==> flow/design.v <==
module DataAggregator(
           clk, reset, bit1, bit2, bit3, bit4, read_index_yaxis, read_index_xaxis,
           out_data_yaxis, out_data_xaxis, finished
       );
localparam MODE_WAIT_START = 0;
localparam MODE_WAIT_CHANNEL = 1;
localparam MODE_WAIT_DATA = 2;
localparam MODE_ASSIGN_DATA = 3;
input clk, reset;
input bit1, bit2, bit3, bit4;  
input [6:0] read_index_yaxis, read_index_xaxis;
output [15:0] out_data_yaxis;  
output [15:0] out_data_xaxis;  
output finished;
reg [15:0] data_yaxis [0:127];
reg [15:0] data_xaxis [0:127];
reg [15:0] bit1_data_buffer, bit2_data_buffer, bit3_data_buffer, bit4_data_buffer;
reg [3:0] bit1_data_buffer_index, bit2_data_buffer_index, bit3_data_buffer_index, bit4_data_buffer_index;
reg [4:0] data_index_yaxis1, data_index_yaxis2, data_index_yaxis3, data_index_yaxis4;
reg [4:0] data_index_xaxis1, data_index_xaxis2, data_index_xaxis3, data_index_xaxis4;
reg data_yaxis1_valid, data_yaxis2_valid, data_yaxis3_valid, data_yaxis4_valid;
reg data_xaxis1_valid, data_xaxis2_valid, data_xaxis3_valid, data_xaxis4_valid;
reg channel_bit1, channel_bit2, channel_bit3, channel_bit4;
reg [1:0] mode_bit1, mode_bit2, mode_bit3, mode_bit4;
wire data_yaxis_valid, data_xaxis_valid;
integer i;
always @(posedge clk) begin
    if (reset) begin
        for (i = 0; i < 128; i = i + 1) begin
            data_yaxis[i] <= 0;
            data_xaxis[i] <= 0;
        end
        bit1_data_buffer <= 0;
        bit2_data_buffer <= 0;
        bit3_data_buffer <= 0;
        bit4_data_buffer <= 0;
        bit1_data_buffer_index <= 0;
        bit2_data_buffer_index <= 0;
        bit3_data_buffer_index <= 0;
        bit4_data_buffer_index <= 0;
        data_index_yaxis1 <= 31;
        data_index_yaxis2 <= 31;
        data_index_yaxis3 <= 31;
        data_index_yaxis4 <= 31;
        data_index_xaxis1 <= 31;
        data_index_xaxis2 <= 31;
        data_index_xaxis3 <= 31;
        data_index_xaxis4 <= 31;
        data_yaxis1_valid <= 0;
        data_yaxis2_valid <= 0;
        data_yaxis3_valid <= 0;
        data_yaxis4_valid <= 0;
        data_xaxis1_valid <= 0;
        data_xaxis2_valid <= 0;
        data_xaxis3_valid <= 0;
        data_xaxis4_valid <= 0;
        channel_bit1 <= 0;
        channel_bit2 <= 0;
        channel_bit3 <= 0;
        channel_bit4 <= 0;
        mode_bit1 <= MODE_WAIT_START;
        mode_bit2 <= MODE_WAIT_START;
        mode_bit3 <= MODE_WAIT_START;
        mode_bit4 <= MODE_WAIT_START;
    end else begin
        if (mode_bit1 == MODE_WAIT_START) begin
            if (bit1) begin
                mode_bit1 <= MODE_WAIT_CHANNEL;
            end
        end else if (mode_bit1 == MODE_WAIT_CHANNEL) begin
            channel_bit1 <= bit1;
            mode_bit1 <= MODE_WAIT_DATA;
            bit1_data_buffer_index <= 15;
        end else if (mode_bit1 == MODE_WAIT_DATA) begin
            bit1_data_buffer[bit1_data_buffer_index] <= bit1;
            if (bit1_data_buffer_index >= 1) begin
                bit1_data_buffer_index <= bit1_data_buffer_index - 1;
            end else begin
                mode_bit1 <= MODE_ASSIGN_DATA;
            end
        end else if (mode_bit1 == MODE_ASSIGN_DATA) begin
            mode_bit1 <= MODE_WAIT_START;
            if (channel_bit1 == 0) begin  
                data_yaxis[data_index_yaxis1] <= bit1_data_buffer;
                if (data_index_yaxis1 >= 1) begin
                    data_index_yaxis1 <= data_index_yaxis1 - 1;
                    data_yaxis1_valid <= 0;
                end else begin
                    data_index_yaxis1 <= 31;
                    data_yaxis1_valid <= 1;
                end
            end else begin  
                data_yaxis[32 + data_index_yaxis2] <= bit1_data_buffer;
                if (data_index_yaxis2 >= 1) begin
                    data_index_yaxis2 <= data_index_yaxis2 - 1;
                    data_yaxis2_valid <= 0;
                end else begin
                    data_index_yaxis2 <= 31;
                    data_yaxis2_valid <= 1;
                end
            end
        end
        if (mode_bit2 == MODE_WAIT_START) begin
            if (bit2) begin
                mode_bit2 <= MODE_WAIT_CHANNEL;
            end
        end else if (mode_bit2 == MODE_WAIT_CHANNEL) begin
            channel_bit2 <= bit2;
            mode_bit2 <= MODE_WAIT_DATA;
            bit2_data_buffer_index <= 15;
        end else if (mode_bit2 == MODE_WAIT_DATA) begin
            bit2_data_buffer[bit2_data_buffer_index] <= bit2;
            if (bit2_data_buffer_index >= 1) begin
                bit2_data_buffer_index <= bit2_data_buffer_index - 1;
            end else begin
                mode_bit2 <= MODE_ASSIGN_DATA;
            end
        end else if (mode_bit2 == MODE_ASSIGN_DATA) begin
            mode_bit2 <= MODE_WAIT_START;
            if (channel_bit2 == 0) begin  
                data_yaxis[64 + data_index_yaxis3] <= bit2_data_buffer;
                if (data_index_yaxis3 >= 1) begin
                    data_index_yaxis3 <= data_index_yaxis3 - 1;
                    data_yaxis3_valid <= 0;
                end else begin
                    data_index_yaxis3 <= 31;
                    data_yaxis3_valid <= 1;
                end
            end else begin  
                data_yaxis[96 + data_index_yaxis4] <= bit2_data_buffer;
                if (data_index_yaxis4 >= 1) begin
                    data_index_yaxis4 <= data_index_yaxis4 - 1;
                    data_yaxis4_valid <= 0;
                end else begin
                    data_index_yaxis4 <= 31;
                    data_yaxis4_valid <= 1;
                end
            end
        end
        if (mode_bit3 == MODE_WAIT_START) begin
            if (bit3) begin
                mode_bit3 <= MODE_WAIT_CHANNEL;
            end
        end else if (mode_bit3 == MODE_WAIT_CHANNEL) begin
            channel_bit3 <= bit3;
            mode_bit3 <= MODE_WAIT_DATA;
            bit3_data_buffer_index <= 15;
        end else if (mode_bit3 == MODE_WAIT_DATA) begin
            bit3_data_buffer[bit3_data_buffer_index] <= bit3;
            if (bit3_data_buffer_index >= 1) begin
                bit3_data_buffer_index <= bit3_data_buffer_index - 1;
            end else begin
                mode_bit3 <= MODE_ASSIGN_DATA;
            end
        end else if (mode_bit3 == MODE_ASSIGN_DATA) begin
            mode_bit3 <= MODE_WAIT_START;
            if (channel_bit3 == 0) begin  
                data_xaxis[data_index_xaxis1] <= bit3_data_buffer;
                if (data_index_xaxis1 >= 1) begin
                    data_index_xaxis1 <= data_index_xaxis1 - 1;
                    data_xaxis1_valid <= 0;
                end else begin
                    data_index_xaxis1 <= 31;
                    data_xaxis1_valid <= 1;
                end
            end else begin  
                data_xaxis[32 + data_index_xaxis2] <= bit3_data_buffer;
                if (data_index_xaxis2 >= 1) begin
                    data_index_xaxis2 <= data_index_xaxis2 - 1;
                    data_xaxis2_valid <= 0;
                end else begin
                    data_index_xaxis2 <= 31;
                    data_xaxis2_valid <= 1;
                end
            end
        end
        if (mode_bit4 == MODE_WAIT_START) begin
            if (bit4) begin
                mode_bit4 <= MODE_WAIT_CHANNEL;
            end
        end else if (mode_bit4 == MODE_WAIT_CHANNEL) begin
            channel_bit4 <= bit4;
            mode_bit4 <= MODE_WAIT_DATA;
            bit4_data_buffer_index <= 15;
        end else if (mode_bit4 == MODE_WAIT_DATA) begin
            bit4_data_buffer[bit4_data_buffer_index] <= bit4;
            if (bit4_data_buffer_index >= 1) begin
                bit4_data_buffer_index <= bit4_data_buffer_index - 1;
            end else begin
                mode_bit4 <= MODE_ASSIGN_DATA;
            end
        end else if (mode_bit4 == MODE_ASSIGN_DATA) begin
            mode_bit4 <= MODE_WAIT_START;
            if (channel_bit4 == 0) begin  
                data_xaxis[64 + data_index_xaxis3] <= bit4_data_buffer;
                if (data_index_xaxis3 >= 1) begin
                    data_index_xaxis3 <= data_index_xaxis3 - 1;
                    data_xaxis3_valid <= 0;
                end else begin
                    data_index_xaxis3 <= 31;
                    data_xaxis3_valid <= 1;
                end
            end else begin  
                data_xaxis[96 + data_index_xaxis4] <= bit4_data_buffer;
                if (data_index_xaxis4 >= 1) begin
                    data_index_xaxis4 <= data_index_xaxis4 - 1;
                    data_xaxis4_valid <= 0;
                end else begin
                    data_index_xaxis4 <= 31;
                    data_xaxis4_valid <= 1;
                end
            end
        end
    end
end
assign out_data_yaxis = data_yaxis[read_index_yaxis];
assign out_data_xaxis = data_xaxis[read_index_xaxis];
assign data_yaxis_valid = (data_yaxis1_valid && data_yaxis2_valid && data_yaxis3_valid && data_yaxis4_valid);
assign data_xaxis_valid = (data_xaxis1_valid && data_xaxis2_valid && data_xaxis3_valid && data_xaxis4_valid);
assign finished = (data_yaxis_valid && data_xaxis_valid);
endmodule
Tool chain data of DataAggregator
The steps from the RTL of DataAggregator to its reports follow in flow order. Line numbers count from 1 in the design file above. Library cell names are shortened. The mark - stands for no value.

Top: DataAggregator. Clock port: clk. Library: sky130hd. Library corner: tt_025C_1v80.

Elaborated design
Yosys after proc, flatten, opt, wreduce and memory -nomap, before mapping. Memory bits, and registers merged into a memory's read port (data or address), are not among the register bits. Print and check cells are not counted. Equal cells are merged and count once. Yosys's memory passes give these memory sizes; they may raise the number of words (mostly to a power of two), join words into wider ones and drop unused or constant bits.

For register bits the number is 140. Latch bits: 0. The entry for bits in writable memories reads 4096. Under ROM bits stands 0. Under memories stands 2. Output and inout port bits: 33. The figure for cells after elaboration is 384.

The figure for $add $sub $neg is 22. Multipliers: 0. The entry for divide/modulo/power cells reads 0. Magnitude comparators: 12. The figure for equal/unequal tests is 20. The entry for shifts and indexed selects reads 8. Multiplexer cells: 209. For bitwise logic cells the number is 28. The entry for reduce/logical cells reads 51.

Memories: data_xaxis (words 128, bits a word 16, RTL line 16) `reg [15:0] data_xaxis [0:127];`; data_yaxis (words 128, bits a word 16, RTL line 15) `reg [15:0] data_yaxis [0:127];`.

Operators by type and width (count): 2-to-1 mux 16 bit (52); 2-to-1 mux 7 bit (52); variable shift 1 x 5 -> 16 bit (4); variable shift 1 x 5 -> 16 bit with constant A (4); bitwise AND 16 bit (4); OR 16 bit (4); inverter 16 bit (4); OR reduction 16 bit (4); 2-to-1 mux 1 bit (61); 2-to-1 mux 4 bit (12); 2-to-1 mux 2 bit (24); subtractor 5 x 1 -> 5 bit with constant B (8); >= comparator 5 x 1 -> 1 bit with constant B (8); AND reduction 5 bit (8); 2-to-1 mux 5 bit (8); AND reduction 3 bit (12); adder 7 x 5 -> 7 bit with constant A (4); negation 4 -> 5 bit (4); inverter 1 bit (16); equality test 2 bit with constant B (8); nonzero test 2 bit (8); subtractor 4 x 1 -> 4 bit with constant B (4); >= comparator 4 x 1 -> 1 bit with constant B (4); != test 4 bit with constant B (4); nonzero test 4 bit (4); adder 6 x 5 -> 7 bit with constant A (2); equality test 2 x 1 -> 1 bit with constant B (4); != test 2 bit with constant B (4).

Not listed: further kinds 3, cells in them 15.

Logic depth
Yosys ltp: most cells in a row. Word level: on the elaborated netlist, between registers, memories and ports. Mapped: between sequential cells and ports; inverters and the memories' decode and read muxes count.

The figure for depth in word-level cells is 8. The entry for ABC_AREA reads 0. Under depth in mapped cells stands 9. The figure for gate-level depth less buffers is 7.

Synthesis result
Yosys stat after the flow's synthesis: flattened, memories mapped to cells. It holds for the ABC_AREA given above (unset counts as 0); a run with the other value may have another netlist.

Cells by type: edfxtp_1 (count 4096, area in all 1.23E+05 um^2); mux4_2 (count 1344, area in all 3.03E+04 um^2); and2_1 (count 4097, area in all 2.56E+04 um^2); clkbuf_1 (count 938, area in all 3.52E+03 um^2); dfxtp_1 (count 148, area in all 2.96E+03 um^2); or2_2 (count 259, area in all 1.62E+03 um^2); nor2_1 (count 343, area in all 1.29E+03 um^2); buf_2 (count 103, area in all 515.494 um^2); ha_1 (count 39, area in all 487.968 um^2); mux2_2 (count 37, area in all 416.65 um^2); nand2_1 (count 99, area in all 371.606 um^2); nand3_1 (count 63, area in all 315.302 um^2); a21oi_1 (count 58, area in all 290.278 um^2); mux2i_1 (count 27, area in all 270.259 um^2); nor3_1 (count 40, area in all 200.192 um^2); nand3b_1 (count 26, area in all 195.187 um^2); buf_1 (count 50, area in all 187.68 um^2); xnor2_1 (count 21, area in all 183.926 um^2).

Not listed: further types 47, cells in them 325.

Standard cells after synthesis: 12113. Under synthesis area stands 194066.1 um^2. Flip-flop cells: 4244.

Timing after synthesis
Source: OpenSTA report_checks on the synthesized netlist (no wires, ideal clock, input and output delay 20% of the period each), path of least setup slack; recovery checks are left aside. Register names are those of the netlist, which keeps one name where synthesis merged equal registers.

Path kind: input port to output port. From: input read_index_xaxis[0]. To: output out_data_xaxis[0]. For clock period the number is 10.0 ns. The figure for external output delay is 2.000 ns. The figure for launch time at the first pin is 2.000 ns. Under data arrival time stands 4.413 ns. The entry for setup slack reads 3.587 ns. The entry for delay of the path reads 2.413 ns. Driving pins on the path: 6. The entry for period reached after synthesis reads 6.413 ns.

"delay of the path" = arrival - input delay + setup time. A path that ends at an output port has no setup time. "driving pins on the path": output pins that drive a net of the path, with the launching flip-flop's if there is one; two outputs of one cell count as two. "period reached after synthesis" is the clock period less the worst setup slack; recovery checks do not enter. This is arithmetic on one report: input and output delays are still those of the set period (20% each). Between the ends stands the longest chain of elaborated cells between them, by number of cells; it is not shown to be the way that was timed. Of several equally long chains one is given. A line is the first line of the expression or statement that the cell stems from. Yosys adds cells for indexed reads and writes and turns some case tables into memories. The chain passes a memory read, where the word-level depth is cut; so it can be longer than that depth.

Path through: buf_4 -> buf_1 -> mux4_2 -> mux4_2 -> mux4_2 -> mux2_2. The figure for length of the longest elaborated chain is 1.

Ends and longest elaborated chain, post-synthesis: start: declaration (RTL line 11) `input [6:0] read_index_yaxis, read_index_xaxis;`; memory (128 x 16 bit) (RTL line 16) `reg [15:0] data_xaxis [0:127];`; end: declaration (RTL line 13) `output [15:0] out_data_xaxis;`.

Worst path after layout
Path of least setup slack in the final report of run A (OpenROAD, finished layout, wires in). Where an end is a register, its clock arrival counts in the times.

Path kind: input port to output port. From: input read_index_xaxis[2]. To: output out_data_xaxis[5]. For clock period the number is 9.87 ns. The figure for external output delay is 1.97 ns. The figure for launch time at the first pin is 1.97 ns. Under data arrival time stands 6.80 ns. The entry for setup slack reads 1.10 ns. Driving pins on the path: 8.

Between the ends stands the longest chain of elaborated cells between them, by number of cells; it is not shown to be the way that was timed. Of several equally long chains one is given. The chain passes a memory read, where the word-level depth is cut; so it can be longer than that depth.

Path through: clkbuf_1 -> clkbuf_2 -> clkbuf_1 -> mux4_2 -> mux4_2 -> mux4_2 -> mux2_2 -> clkdlybuf4s50_1. The figure for length of the longest elaborated chain is 1.

Ends and longest elaborated chain, post-layout: start: declaration (RTL line 11) `input [6:0] read_index_yaxis, read_index_xaxis;`; memory (128 x 16 bit) (RTL line 16) `reg [15:0] data_xaxis [0:127];`; end: declaration (RTL line 13) `output [15:0] out_data_xaxis;`.

Appendix: measured runs

Design DataAggregator on sky130hd. What follows are 2 stored runs of the flow, each under its own settings; their order means nothing. The constraints put input and output delay at 20% of the set period each and load the outputs with 0.01 pF. "clock period achieved" means the clock period less the worst setup slack. The figure is calculated, with input and output delays left at 20% of the set period. "critical path time" is the time allowed to the run's worst setup path (the clock period less input and output delay, where it has them) less its slack. Clock arrival times count: a late capture clock shortens it, a late launch clock lengthens it. "power consumption" rests on the timing tool's default activity at the inputs, not on a simulated workload.

Files of run A:
==> flow/run.sh <==
#!/bin/bash
# the make line also repeats the synthesis and layout settings of config.mk as NAME=value (left out here)
make -C /OpenROAD-flow-scripts/flow DESIGN_CONFIG=/design/flow/config.mk WORK_HOME=/design/flow/orfs CLKGATE_MAP_FILE= finish
==> flow/config.mk <==
export PLATFORM = sky130hd
export DESIGN_NAME = DataAggregator
export DESIGN_NICKNAME = DataAggregator
export VERILOG_FILES = /design/flow/design.v
export SDC_FILE = /design/flow/constraint.sdc
export NUM_CORES = 4
export LEC_CHECK = 0
export CAP_MARGIN = 20
export CELL_PAD_IN_SITES_GLOBAL_PLACEMENT = 1
export CORE_MARGIN = 10
export CORE_UTILIZATION = 40
export CTS_CLUSTER_SIZE = 97
export GPL_ROUTABILITY_DRIVEN = 0
export GPL_TIMING_DRIVEN = 0
export HOLD_SLACK_MARGIN = 0.23
export MAX_ROUTING_LAYER = met5
export PLACE_DENSITY_LB_ADDON = 0.28
export SLEW_MARGIN = 25
==> flow/constraint.sdc <==
create_clock -name core_clock -period 9.87 [get_ports {clk}]
set_input_delay 1.9740 -clock core_clock [delete_from_list [all_inputs] [get_ports {clk}]]
set_output_delay 1.9740 -clock core_clock [all_outputs]
set_load 0.01 [all_outputs]

Results of run A. The power consumption is 41069 µW. The measured clock period achieved is 8.769 ns. The measured post-route setup TNS is 0.000 ns. The measured setup slack of the critical path is 1.101 ns. The critical path time stands at 4.82 ns. Worst path kind: input port to output port. The standard-cell area of the final layout reads 219608.0 um^2. The utilization of the finished layout reads 0.455. The area of the synthesized netlist comes to 194066.1 um^2. The area of the die stands at 513430.0 um^2. For the worst hold slack in the final report the run shows 0.452 ns.

Files of run B:
==> flow/run.sh <==
#!/bin/bash
# the make line also repeats the synthesis and layout settings of config.mk as NAME=value (left out here)
make -C /OpenROAD-flow-scripts/flow DESIGN_CONFIG=/design/flow/config.mk WORK_HOME=/design/flow/orfs CLKGATE_MAP_FILE= finish
==> flow/config.mk <==
export PLATFORM = sky130hd
export DESIGN_NAME = DataAggregator
export DESIGN_NICKNAME = DataAggregator
export VERILOG_FILES = /design/flow/design.v
export SDC_FILE = /design/flow/constraint.sdc
export NUM_CORES = 4
export LEC_CHECK = 0
export ABC_AREA = 1
export CAP_MARGIN = 20
export CELL_PAD_IN_SITES_GLOBAL_PLACEMENT = 0
export CORE_ASPECT_RATIO = 1.16
export CORE_MARGIN = 7
export CORE_UTILIZATION = 38
export CTS_CLUSTER_DIAMETER = 50
export CTS_CLUSTER_SIZE = 53
export GPL_ROUTABILITY_DRIVEN = 0
export GPL_TIMING_DRIVEN = 1
export PLACE_DENSITY = 0.6
export SETUP_SLACK_MARGIN = 0.03
export SLEW_MARGIN = 20
export TNS_END_PERCENT = 60
==> flow/constraint.sdc <==
create_clock -name core_clock -period 8.54 [get_ports {clk}]
set_input_delay 1.7080 -clock core_clock [delete_from_list [all_inputs] [get_ports {clk}]]
set_output_delay 1.7080 -clock core_clock [all_outputs]
set_load 0.01 [all_outputs]

Results of run B. The power consumption is 45964 µW. The measured clock period achieved is 7.193 ns. The measured post-route setup TNS is 0.000 ns. The measured setup slack of the critical path is 1.347 ns. The critical path time stands at 3.78 ns. Worst path kind: input port to output port. The standard-cell area of the final layout reads 210571.0 um^2. The utilization of the finished layout reads 0.42. The area of the synthesized netlist comes to 191472.4 um^2. The area of the die stands at 523998.0 um^2. For the worst hold slack in the final report the run shows 0.400 ns.
